==> flow/design.v <==
module coeff_selector #(
    parameter TAP_WIDTH      = 32,
    parameter FF_TAP_COUNT   = 4,
    parameter FB_TAP_COUNT   = 3,
    parameter NUM_LP_FILTERS   = 20
)
(
    input  logic [8:0]           filter_index,   
    output logic [FF_TAP_COUNT*TAP_WIDTH-1:0]   B_flat,        
    output logic [FB_TAP_COUNT*TAP_WIDTH-1:0]   A_flat         
);
    logic signed [TAP_WIDTH-1:0] mem [0:NUM_LP_FILTERS*2*FF_TAP_COUNT-1];
    initial begin
        mem[0*8+0*4+0] = 2;
        mem[0*8+0*4+1] = 6;
        mem[0*8+0*4+2] = 6;
        mem[0*8+0*4+3] = 2;
        mem[0*8+1*4+0] = -22432;
        mem[0*8+1*4+1] = 20560;
        mem[0*8+1*4+2] = -6303;
        mem[0*8+1*4+3] = 0;
        mem[1*8+0*4+0] = 14;
        mem[1*8+0*4+1] = 43;
        mem[1*8+0*4+2] = 43;
        mem[1*8+0*4+3] = 14;
        mem[1*8+1*4+0] = -20298;
        mem[1*8+1*4+1] = 17066;
        mem[1*8+1*4+2] = -4845;
        mem[1*8+1*4+3] = 0;
        mem[2*8+0*4+0] = 43;
        mem[2*8+0*4+1] = 130;
        mem[2*8+0*4+2] = 130;
        mem[2*8+0*4+3] = 43;
        mem[2*8+1*4+0] = -18179;
        mem[2*8+1*4+1] = 14050;
        mem[2*8+1*4+2] = -3715;
        mem[2*8+1*4+3] = 0;
        mem[3*8+0*4+0] = 92;
        mem[3*8+0*4+1] = 278;
        mem[3*8+0*4+2] = 278;
        mem[3*8+0*4+3] = 92;
        mem[3*8+1*4+0] = -16080;
        mem[3*8+1*4+1] = 11468;
        mem[3*8+1*4+2] = -2837;
        mem[3*8+1*4+3] = 0;
        mem[4*8+0*4+0] = 164;
        mem[4*8+0*4+1] = 493;
        mem[4*8+0*4+2] = 493;
        mem[4*8+0*4+3] = 164;
        mem[4*8+1*4+0] = -14004;
        mem[4*8+1*4+1] = 9282;
        mem[4*8+1*4+2] = -2154;
        mem[4*8+1*4+3] = 0;
        mem[5*8+0*4+0] = 259;
        mem[5*8+0*4+1] = 778;
        mem[5*8+0*4+2] = 778;
        mem[5*8+0*4+3] = 259;
        mem[5*8+1*4+0] = -11952;
        mem[5*8+1*4+1] = 7457;
        mem[5*8+1*4+2] = -1620;
        mem[5*8+1*4+3] = 0;
        mem[6*8+0*4+0] = 378;
        mem[6*8+0*4+1] = 1136;
        mem[6*8+0*4+2] = 1136;
        mem[6*8+0*4+3] = 378;
        mem[6*8+1*4+0] = -9922;
        mem[6*8+1*4+1] = 5962;
        mem[6*8+1*4+2] = -1201;
        mem[6*8+1*4+3] = 0;
        mem[7*8+0*4+0] = 523;
        mem[7*8+0*4+1] = 1569;
        mem[7*8+0*4+2] = 1569;
        mem[7*8+0*4+3] = 523;
        mem[7*8+1*4+0] = -7911;
        mem[7*8+1*4+1] = 4773;
        mem[7*8+1*4+2] = -868;
        mem[7*8+1*4+3] = 0;
        mem[8*8+0*4+0] = 692;
        mem[8*8+0*4+1] = 2078;
        mem[8*8+0*4+2] = 2078;
        mem[8*8+0*4+3] = 692;
        mem[8*8+1*4+0] = -5918;
        mem[8*8+1*4+1] = 3868;
        mem[8*8+1*4+2] = -599;
        mem[8*8+1*4+3] = 0;
        mem[9*8+0*4+0] = 888;
        mem[9*8+0*4+1] = 2666;
        mem[9*8+0*4+2] = 2666;
        mem[9*8+0*4+3] = 888;
        mem[9*8+1*4+0] = -3937;
        mem[9*8+1*4+1] = 3232;
        mem[9*8+1*4+2] = -376;
        mem[9*8+1*4+3] = 0;
        mem[10*8+0*4+0] = 1112;
        mem[10*8+0*4+1] = 3337;
        mem[10*8+0*4+2] = 3337;
        mem[10*8+0*4+3] = 1112;
        mem[10*8+1*4+0] = -1966;
        mem[10*8+1*4+1] = 2855;
        mem[10*8+1*4+2] = -181;
        mem[10*8+1*4+3] = 0;
        mem[11*8+0*4+0] = 1365;
        mem[11*8+0*4+1] = 4095;
        mem[11*8+0*4+2] = 4095;
        mem[11*8+0*4+3] = 1365;
        mem[11*8+1*4+0] = -0;
        mem[11*8+1*4+1] = 2730;
        mem[11*8+1*4+2] = -0;
        mem[11*8+1*4+3] = 0;
        mem[12*8+0*4+0] = 1649;
        mem[12*8+0*4+1] = 4948;
        mem[12*8+0*4+2] = 4948;
        mem[12*8+0*4+3] = 1649;
        mem[12*8+1*4+0] = 1966;
        mem[12*8+1*4+1] = 2855;
        mem[12*8+1*4+2] = 181;
        mem[12*8+1*4+3] = 0;
        mem[13*8+0*4+0] = 1967;
        mem[13*8+0*4+1] = 5901;
        mem[13*8+0*4+2] = 5901;
        mem[13*8+0*4+3] = 1967;
        mem[13*8+1*4+0] = 3937;
        mem[13*8+1*4+1] = 3232;
        mem[13*8+1*4+2] = 376;
        mem[13*8+1*4+3] = 0;
        mem[14*8+0*4+0] = 2322;
        mem[14*8+0*4+1] = 6966;
        mem[14*8+0*4+2] = 6966;
        mem[14*8+0*4+3] = 2322;
        mem[14*8+1*4+0] = 5918;
        mem[14*8+1*4+1] = 3868;
        mem[14*8+1*4+2] = 599;
        mem[14*8+1*4+3] = 0;
        mem[15*8+0*4+0] = 2718;
        mem[15*8+0*4+1] = 8154;
        mem[15*8+0*4+2] = 8154;
        mem[15*8+0*4+3] = 2718;
        mem[15*8+1*4+0] = 7911;
        mem[15*8+1*4+1] = 4773;
        mem[15*8+1*4+2] = 868;
        mem[15*8+1*4+3] = 0;
        mem[16*8+0*4+0] = 3159;
        mem[16*8+0*4+1] = 9479;
        mem[16*8+0*4+2] = 9479;
        mem[16*8+0*4+3] = 3159;
        mem[16*8+1*4+0] = 9922;
        mem[16*8+1*4+1] = 5962;
        mem[16*8+1*4+2] = 1201;
        mem[16*8+1*4+3] = 0;
        mem[17*8+0*4+0] = 3652;
        mem[17*8+0*4+1] = 10958;
        mem[17*8+0*4+2] = 10958;
        mem[17*8+0*4+3] = 3652;
        mem[17*8+1*4+0] = 11952;
        mem[17*8+1*4+1] = 7457;
        mem[17*8+1*4+2] = 1620;
        mem[17*8+1*4+3] = 0;
        mem[18*8+0*4+0] = 4204;
        mem[18*8+0*4+1] = 12612;
        mem[18*8+0*4+2] = 12612;
        mem[18*8+0*4+3] = 4204;
        mem[18*8+1*4+0] = 14004;
        mem[18*8+1*4+1] = 9282;
        mem[18*8+1*4+2] = 2154;
        mem[18*8+1*4+3] = 0;
        mem[19*8+0*4+0] = 4822;
        mem[19*8+0*4+1] = 14467;
        mem[19*8+0*4+2] = 14467;
        mem[19*8+0*4+3] = 4822;
        mem[19*8+1*4+0] = 16080;
        mem[19*8+1*4+1] = 11468;
        mem[19*8+1*4+2] = 2837;
        mem[19*8+1*4+3] = 0;
    end
    always_comb begin
        B_flat = '0;
        A_flat = '0;
        if (filter_index < NUM_LP_FILTERS) begin
            B_flat[0*TAP_WIDTH +: TAP_WIDTH] = mem[filter_index*8+0*4+0];
            B_flat[1*TAP_WIDTH +: TAP_WIDTH] = mem[filter_index*8+0*4+1];
            B_flat[2*TAP_WIDTH +: TAP_WIDTH] = mem[filter_index*8+0*4+2];
            B_flat[3*TAP_WIDTH +: TAP_WIDTH] = mem[filter_index*8+0*4+3];
            A_flat[0*TAP_WIDTH +: TAP_WIDTH] = mem[filter_index*8+1*4+0];
            A_flat[1*TAP_WIDTH +: TAP_WIDTH] = mem[filter_index*8+1*4+1];
            A_flat[2*TAP_WIDTH +: TAP_WIDTH] = mem[filter_index*8+1*4+2];
        end
    end
endmodule
module iir_filter 
#(
    parameter DATA_IN_WIDTH  = 16,
    parameter DATA_OUT_WIDTH = 32,
    parameter TAP_WIDTH      = 16,
    parameter FF_TAP_COUNT   = 4,
    parameter FB_TAP_COUNT   = 3
)
(
    input  wire                               clk,
    input  wire                               reset_n,
    input  wire   signed [DATA_IN_WIDTH-1:0]  data_in,
    output wire    signed [DATA_OUT_WIDTH-1:0] data_out,
    input  wire   [FF_TAP_COUNT*TAP_WIDTH-1:0] B_flat,
    input  wire   [FB_TAP_COUNT*TAP_WIDTH-1:0] A_flat
);
    reg signed [DATA_IN_WIDTH-1:0] x_delay [0:FF_TAP_COUNT-2];
    reg signed [DATA_OUT_WIDTH-1:0] y_delay [0:FF_TAP_COUNT-2];
    wire signed [DATA_OUT_WIDTH-1:0] w_product_a [0:FB_TAP_COUNT-1];
    wire signed [DATA_OUT_WIDTH-1:0] w_product_b [0:FF_TAP_COUNT-1];
    integer i, j;
    wire signed [DATA_OUT_WIDTH-1:0] sum;
    reg signed [DATA_IN_WIDTH-1:0] r_x;
    reg signed [DATA_OUT_WIDTH-1:0] data_out_reg;
    wire signed [TAP_WIDTH-1:0] B [0:FF_TAP_COUNT-1] ;
    wire signed [TAP_WIDTH-1:0] A [0:FB_TAP_COUNT-1] ;
    generate
        genvar k;
        for (k = 0; k < FF_TAP_COUNT; k = k + 1) begin : b_unpack
            assign B[k] = B_flat[k*TAP_WIDTH +: TAP_WIDTH];
        end
        for (k = 0; k < FB_TAP_COUNT; k = k + 1) begin : a_unpack
            assign A[k] = A_flat[k*TAP_WIDTH +: TAP_WIDTH];
        end
    endgenerate
    always @(posedge clk or negedge reset_n) begin
        if (!reset_n) begin
            for (i = 0; i < FF_TAP_COUNT-1; i = i + 1)
                x_delay[i] <= 0;
            for (j = 0; j < FF_TAP_COUNT-1; j = j + 1)
                y_delay[j] <= 0;
            r_x <= 0;
            data_out_reg <= 0;
        end else begin
            r_x <= data_in;
            for (i = 1; i < FF_TAP_COUNT-1; i = i + 1)
                x_delay[i] <= x_delay[i-1];
            x_delay[0] <= r_x;
            for (j = 1; j < FF_TAP_COUNT-1; j = j + 1)
                y_delay[j] <= y_delay[j-1];
            y_delay[0] <= sum >>> TAP_WIDTH-3;
            data_out_reg <= sum >>> TAP_WIDTH-3;
        end
    end
    generate
		 genvar o;
		 for (o = 0; o < FB_TAP_COUNT; o = o + 1) begin : a_loop
		 assign w_product_a[o] = (-(A[o]) * y_delay[o]);
		 end
    endgenerate
    generate
		 genvar c;
		 for (c = 1; c < FF_TAP_COUNT; c = c + 1) begin : b_loop
		 assign w_product_b[c] = B[c] * x_delay[c-1];
		 end
    endgenerate
    assign w_product_b[0] = B[0] * r_x;
    wire signed [DATA_OUT_WIDTH-1:0] sum_a = w_product_a[0]+w_product_a[1]+w_product_a[2];
    wire signed [DATA_OUT_WIDTH-1:0] sum_b = w_product_b[0]+w_product_b[1]+w_product_b[2]+w_product_b[3];
    assign sum = sum_a + sum_b;
    assign data_out = data_out_reg;
endmodule
module iir_variable_filter
#(
    parameter DATA_IN_WIDTH  = 16,
    parameter DATA_OUT_WIDTH = 32,
    parameter TAP_WIDTH      = 16,
    parameter FF_TAP_COUNT   = 4,
    parameter FB_TAP_COUNT   = 3,
    parameter NUM_LP_FILTERS = 20
)
(
    input  wire                               clk,
    input  wire                               reset_n,
    input  wire        [8:0]                  filter_index,
    input  wire signed [DATA_IN_WIDTH-1:0]    data_in,
    output wire signed [DATA_OUT_WIDTH-1:0]   data_out
);
    wire [FF_TAP_COUNT*TAP_WIDTH-1:0] B_flat;
    wire [FB_TAP_COUNT*TAP_WIDTH-1:0] A_flat;
    coeff_selector #(
        .TAP_WIDTH(TAP_WIDTH),
        .FF_TAP_COUNT(FF_TAP_COUNT),
        .FB_TAP_COUNT(FB_TAP_COUNT),
        .NUM_LP_FILTERS(NUM_LP_FILTERS)
    ) coeff_sel (
        .filter_index(filter_index),
        .B_flat(B_flat),
        .A_flat(A_flat)
    );
    iir_filter #(
        .DATA_IN_WIDTH(DATA_IN_WIDTH),
        .DATA_OUT_WIDTH(DATA_OUT_WIDTH),
        .TAP_WIDTH(TAP_WIDTH),
        .FF_TAP_COUNT(FF_TAP_COUNT),
        .FB_TAP_COUNT(FB_TAP_COUNT)
    ) IIR (
        .clk(clk),
        .reset_n(reset_n),
        .data_in(data_in),
        .data_out(data_out),
        .B_flat(B_flat),
        .A_flat(A_flat)
    );
endmodule
### From RTL to reports: iir_variable_filter

Tool output for the design above, in the order of the flow.
Line numbers count from 1 in the design file above.
The mark n/a stands for no value.

| inputs | value |
|---|---|
| design top | iir_variable_filter |
| clock input | clk |
| cell library | sky130hd |
| corner | tt_025C_1v80 |

### After elaboration

Source: Yosys, flattened and elaborated. Widths are those after wreduce; folded enables and synchronous resets count as part of the registers. Registers that Yosys merges into a memory's read port (data or address) are not register bits. Print and check cells do not count. Equal cells are merged and count once.
Yosys's memory passes give these memory sizes; they may raise the number of words (mostly to a power of two), join words into wider ones and drop unused or constant bits.

| word-level totals | value |
|---|---|
| bits in read-only memories | 2560 |
| input bits | 27 |
| memories | 1 |
| output and inout port bits | 32 |
| elaborated cells | 38 |
| bits in registers | 121 |

Memories:

| name | words | width | read ports | write ports | RTL line | text |
|---|---|---|---|---|---|---|
| coeff_sel.mem | 160 | 16 | 7 | 0 | 12 | `logic signed [TAP_WIDTH-1:0] mem [0:NUM_LP_FILTERS*2*FF_TAP_COUNT-1];` |

| operators by class | value |
|---|---|
| multipliers | 7 |
| multiplexer cells | 7 |
| add/sub/neg operators | 15 |
| $lt $le $gt $ge | 1 |

Operator list:

| kind | count |
|---|---|
| 16-bit by 16-bit multiplier with 32-bit output | 4 |
| 32-bit by 19-bit multiplier with 32-bit output | 3 |
| 32-bit adder | 6 |
| 16-bit two-way mux | 7 |
| 16-bit negator with 32-bit output | 3 |
| 8-bit by 2-bit adder with 8-bit output (second input constant) | 3 |
| 8-bit by 1-bit adder with 8-bit output (second input constant) | 2 |
| 9-bit by 5-bit less-than comparator with 1-bit output (second input constant) | 1 |
| 8-bit by 3-bit adder with 8-bit output (second input constant) | 1 |

### Logic depth

Longest topological path by Yosys (ltp), each cell counted once; first at word level (registers and memories cut), then after technology mapping (sequential cells cut; the memories' decode and read muxes count).

| depth | value |
|---|---|
| depth after elaboration | 7 |
| ABC_AREA | 1 |
| depth in mapped cells | 64 |
| mapped depth without buffers | 61 |

### Netlist

Yosys stat after the flow's synthesis: flattened, memories mapped to cells. It holds for the ABC_AREA given above (unset counts as 0); a run with the other value may have another netlist.
Totals and module areas in this step are rounded.

| mapped netlist | value |
|---|---|
| sequential part of the area | 3000 sq um |
| cells in the netlist | 8616 |
| buffer cells | 319 |
| synthesis area | 74000 sq um |
| mapped flip-flops | 121 |

Cells by type:

| type | count | total area (sq um) |
|---|---|---|
| sky130_fd_sc_hd__fa_1 | 2006 | 4.02E+04 |
| sky130_fd_sc_hd__inv_1 | 2638 | 9.9E+03 |
| sky130_fd_sc_hd__ha_1 | 581 | 7.27E+03 |
| sky130_fd_sc_hd__nand2_1 | 1503 | 5.64E+03 |
| sky130_fd_sc_hd__nor2_1 | 954 | 3.58E+03 |
| sky130_fd_sc_hd__dfrtp_1 | 121 | 3.03E+03 |
| sky130_fd_sc_hd__clkbuf_1 | 254 | 953.414 |
| sky130_fd_sc_hd__nand3_1 | 129 | 645.619 |
| sky130_fd_sc_hd__xor2_1 | 45 | 394.128 |
| sky130_fd_sc_hd__xnor2_1 | 26 | 227.718 |
| sky130_fd_sc_hd__a21oi_1 | 39 | 195.187 |
| sky130_fd_sc_hd__nand2_2 | 30 | 187.68 |
| sky130_fd_sc_hd__o21ai_0 | 37 | 185.178 |
| sky130_fd_sc_hd__buf_6 | 16 | 180.173 |
| sky130_fd_sc_hd__nor2_4 | 14 | 157.651 |
| sky130_fd_sc_hd__buf_4 | 19 | 142.637 |
| sky130_fd_sc_hd__clkinv_1 | 34 | 127.622 |
| sky130_fd_sc_hd__nor2_2 | 19 | 118.864 |

Other cell types: 35; their cells: 151.

### Worst setup path after synthesis

Path of least setup slack by OpenSTA after synthesis, without wires, with an ideal clock, recovery checks aside; 20% of the period is set as input and as output delay. Where synthesis merged equal registers, the netlist keeps one of their names.

| timing path post-synthesis | value |
|---|---|
| kind | input -> register |
| start | input port filter_index[0] |
| end | register IIR.y_delay[0][15] |
| buffers on the path | 3 |
| period | 15.0 ns |
| stages on the path | 56 |
| external input delay | 3.000 ns |
| setup slack | 0.989 ns |
| delay of the path | 11.011 ns |
| required time | 14.872 ns |
| arrival time | 13.883 ns |
| time at the first pin | 3.000 ns |
| setup time | 0.128 ns |
| period reached after synthesis | 14.011 ns |

"delay of the path" is the arrival time less input delay plus setup time.
"stages on the path" counts driving pins, that of a launching flip-flop among them; a cell with two outputs on the path counts twice.
"period reached after synthesis" = period - worst setup slack (recovery checks aside). The figure is calculated, with input and output delays left at 20% of the set period.
The rows between start and end are the longest chain of elaborated cells between them; the timing report does not say that the signal goes this way. Where chains are equally long, one stands for them.
Each line given opens the expression or statement behind the cell; cells for indexed reads and writes are added by Yosys, which also makes memories of some case tables.
A memory read counts as a cell of the chain, while the word-level depth stops at memories.
A register here has more assigning lines than the two given.

| on the way, post-synthesis | value |
|---|---|
| path through | sky130_fd_sc_hd__buf_2 > sky130_fd_sc_hd__inv_1 > sky130_fd_sc_hd__ha_1 > sky130_fd_sc_hd__nor2_1 > sky130_fd_sc_hd__nor2_1 > sky130_fd_sc_hd__o21ai_1 > sky130_fd_sc_hd__nand2_2 > sky130_fd_sc_hd__clkbuf_1 > sky130_fd_sc_hd__ha_1 > sky130_fd_sc_hd__inv_1 > sky130_fd_sc_hd__nor2_1 > sky130_fd_sc_hd__inv_2 > sky130_fd_sc_hd__nor2_2 > sky130_fd_sc_hd__nand2_1 > sky130_fd_sc_hd__nor2_1 > sky130_fd_sc_hd__nand2_1 > sky130_fd_sc_hd__nor2_1 > sky130_fd_sc_hd__inv_1 > [... 20 more ...] > sky130_fd_sc_hd__inv_1 > sky130_fd_sc_hd__fa_1 > sky130_fd_sc_hd__fa_1 > sky130_fd_sc_hd__inv_1 > sky130_fd_sc_hd__fa_1 > sky130_fd_sc_hd__inv_1 > sky130_fd_sc_hd__ha_1 > sky130_fd_sc_hd__nand2_1 > sky130_fd_sc_hd__nor2_1 > sky130_fd_sc_hd__nand2_1 > sky130_fd_sc_hd__o21ai_0 > sky130_fd_sc_hd__a21o_1 > sky130_fd_sc_hd__a21oi_1 > sky130_fd_sc_hd__o21ai_0 > sky130_fd_sc_hd__a21oi_1 > sky130_fd_sc_hd__o21ai_0 > sky130_fd_sc_hd__a21oi_1 > sky130_fd_sc_hd__xor2_1 |
| cells in the longest elaborated chain | 9 |
| elaborated cells on any way between the ends | 31 |
| those cells by class | add/sub: 15; mul: 7; compare: 1; mux: 7; memory: 1 |

RTL lines, path post-synthesis:

| element | RTL line | text |
|---|---|---|
| from (decl) | 273 | `input  wire        [8:0]                  filter_index,` |
| 8-bit by 3-bit adder with 8-bit output | 184 | `A_flat[1*TAP_WIDTH +: TAP_WIDTH] = mem[filter_index*8+1*4+1];` |
| 8-bit by 1-bit adder with 8-bit output | 184 |  |
| memory 160 x 16 bit | 12 | `logic signed [TAP_WIDTH-1:0] mem [0:NUM_LP_FILTERS*2*FF_TAP_COUNT-1];` |
| 16-bit two-way mux | 178 | `if (filter_index < NUM_LP_FILTERS) begin` |
| 16-bit negator with 32-bit output | 246 |  |
| 32-bit by 19-bit multiplier with 32-bit output | 246 |  |
| 32-bit adder (2 in a row) | 256 |  |
| 32-bit adder | 258 | `assign sum = sum_a + sum_b;` |
| to (assign) | 238 | `y_delay[j] <= y_delay[j-1];` |
| to (assign) | 239 | `y_delay[0] <= sum >>> TAP_WIDTH-3;` |
| to (decl) | 206 | `reg signed [DATA_OUT_WIDTH-1:0] y_delay [0:FF_TAP_COUNT-2];` |

### Path in the finished layout

From the final timing report of run A: the path of least setup slack in the routed layout; clock arrival at registers is part of the times.

| timing path post-layout | value |
|---|---|
| kind | input -> register |
| start | input port filter_index[3] |
| end | register IIR.y_delay[0][16] |
| setup time | 0.11 ns |
| time at the first pin | 4.04 ns |
| arrival time | 16.49 ns |
| required time | 20.64 ns |
| setup slack | 4.15 ns |
| period | 20.2 ns |
| external input delay | 4.04 ns |
| buffers on the path | 3 |
| stages on the path | 49 |

The rows between start and end are the longest chain of elaborated cells between them; the timing report does not say that the signal goes this way. Where chains are equally long, one stands for them.
A memory read counts as a cell of the chain, while the word-level depth stops at memories.
A register here has more assigning lines than the two given.

| on the way, post-layout | value |
|---|---|
| path through | sky130_fd_sc_hd__clkdlybuf4s50_1 > sky130_fd_sc_hd__buf_6 > sky130_fd_sc_hd__inv_4 > sky130_fd_sc_hd__nor2_4 > sky130_fd_sc_hd__nand3_1 > sky130_fd_sc_hd__nand3_1 > sky130_fd_sc_hd__nor2_4 > sky130_fd_sc_hd__clkinvlp_4 > sky130_fd_sc_hd__ha_1 > sky130_fd_sc_hd__nand2_1 > sky130_fd_sc_hd__nor2_1 > sky130_fd_sc_hd__nand2_1 > sky130_fd_sc_hd__nor2_1 > sky130_fd_sc_hd__xor2_2 > sky130_fd_sc_hd__clkinvlp_4 > sky130_fd_sc_hd__buf_4 > sky130_fd_sc_hd__nor2_1 > sky130_fd_sc_hd__fa_1 > [... 13 more ...] > sky130_fd_sc_hd__inv_1 > sky130_fd_sc_hd__fa_1 > sky130_fd_sc_hd__inv_1 > sky130_fd_sc_hd__ha_1 > sky130_fd_sc_hd__a21oi_1 > sky130_fd_sc_hd__o21ai_0 > sky130_fd_sc_hd__a21oi_1 > sky130_fd_sc_hd__o21ai_4 > sky130_fd_sc_hd__a21oi_1 > sky130_fd_sc_hd__o21ai_0 > sky130_fd_sc_hd__a21boi_0 > sky130_fd_sc_hd__o21ai_0 > sky130_fd_sc_hd__inv_1 > sky130_fd_sc_hd__nor2_1 > sky130_fd_sc_hd__nor2_1 > sky130_fd_sc_hd__o21ai_0 > sky130_fd_sc_hd__nand2_1 > sky130_fd_sc_hd__nand2_1 |
| cells in the longest elaborated chain | 9 |
| elaborated cells on any way between the ends | 31 |
| those cells by class | add/sub: 15; mul: 7; compare: 1; mux: 7; memory: 1 |

RTL lines, path post-layout:

| element | RTL line | text |
|---|---|---|
| from (decl) | 273 | `input  wire        [8:0]                  filter_index,` |
| 8-bit by 3-bit adder with 8-bit output | 184 | `A_flat[1*TAP_WIDTH +: TAP_WIDTH] = mem[filter_index*8+1*4+1];` |
| 8-bit by 1-bit adder with 8-bit output | 184 |  |
| memory 160 x 16 bit | 12 | `logic signed [TAP_WIDTH-1:0] mem [0:NUM_LP_FILTERS*2*FF_TAP_COUNT-1];` |
| 16-bit two-way mux | 178 | `if (filter_index < NUM_LP_FILTERS) begin` |
| 16-bit negator with 32-bit output | 246 |  |
| 32-bit by 19-bit multiplier with 32-bit output | 246 |  |
| 32-bit adder (2 in a row) | 256 |  |
| 32-bit adder | 258 | `assign sum = sum_a + sum_b;` |
| to (assign) | 238 | `y_delay[j] <= y_delay[j-1];` |
| to (assign) | 239 | `y_delay[0] <= sum >>> TAP_WIDTH-3;` |
| to (decl) | 206 | `reg signed [DATA_OUT_WIDTH-1:0] y_delay [0:FF_TAP_COUNT-2];` |

FLOW RESULTS
============

Module iir_variable_filter, platform sky130hd: 5 stored runs of the flow (Yosys, OpenROAD) with differing settings, in no particular order. Input and output delays are each 20% of the period that was set; the output load is 0.01 pF.
"period reached": clock period set for the run, less the worst setup slack. It is reckoned from that one timing run; input and output delays stay at 20% of the period that was set.
"worst path time" means the part of the period allowed to the worst setup path (the constraints hold back 20% at inputs and 20% at outputs) less its slack; where the path has registers, the arrival times of their clocks count too.
Values from the reports are rounded here.
Among the settings, n/a means not set for that run.

| stored run | ABC_AREA | CORE_UTILIZATION | HOLD_SLACK_MARGIN | PLACE_DENSITY_LB_ADDON | SETUP_SLACK_MARGIN | period_ns | CAP_MARGIN | CORE_MARGIN | SLEW_MARGIN | die footprint (sq um) | cell area after synthesis (sq um) | utilization (%) | worst path time (ns) | critical path kind | period reached (ns) | standard-cell area after layout (sq um) | post-route setup TNS (ns) | worst-case hold slack (ns) | worst setup slack after layout (ns) |
|---|---|---|---|---|---|---|---|---|---|---|---|---|---|---|---|---|---|---|---|
| run A | 1 | 68 | -0.02 | 0.08 | 3.63 | 20.2 | 20 | 2 | 20 | 110000 | 74000 | 71 | 12.01 | input -> register | 16.050 | 77000 | 0.000 | 0.37 | 4.1 |
| run B | n/a | 40 | n/a | n/a | n/a | 15.0 | 20 | 2 | 20 | 190000 | 75000 | 44 | 11.58 | input -> register | 14.577 | 82000 | 0.000 | 0.41 | 0.42 |
| run C | n/a | 60 | n/a | n/a | n/a | 14.7 | 20 | 2 | 20 | 130000 | 75000 | 66 | 11.41 | input -> register | 14.347 | 82000 | 0.000 | 0.40 | 0.35 |
| run D | n/a | 40 | n/a | n/a | n/a | 24.5 | 20 | 2 | 20 | 190000 | 75000 | 42 | 14.03 | input -> register | 18.929 | 79000 | 0.000 | 0.38 | 5.6 |
| run E | n/a | 40 | n/a | n/a | 2.02 | 14.7 | 20 | 2 | 20 | 190000 | 75000 | 45 | 10.71 | input -> register | 13.648 | 84000 | 0.000 | 0.40 | 1.1 |
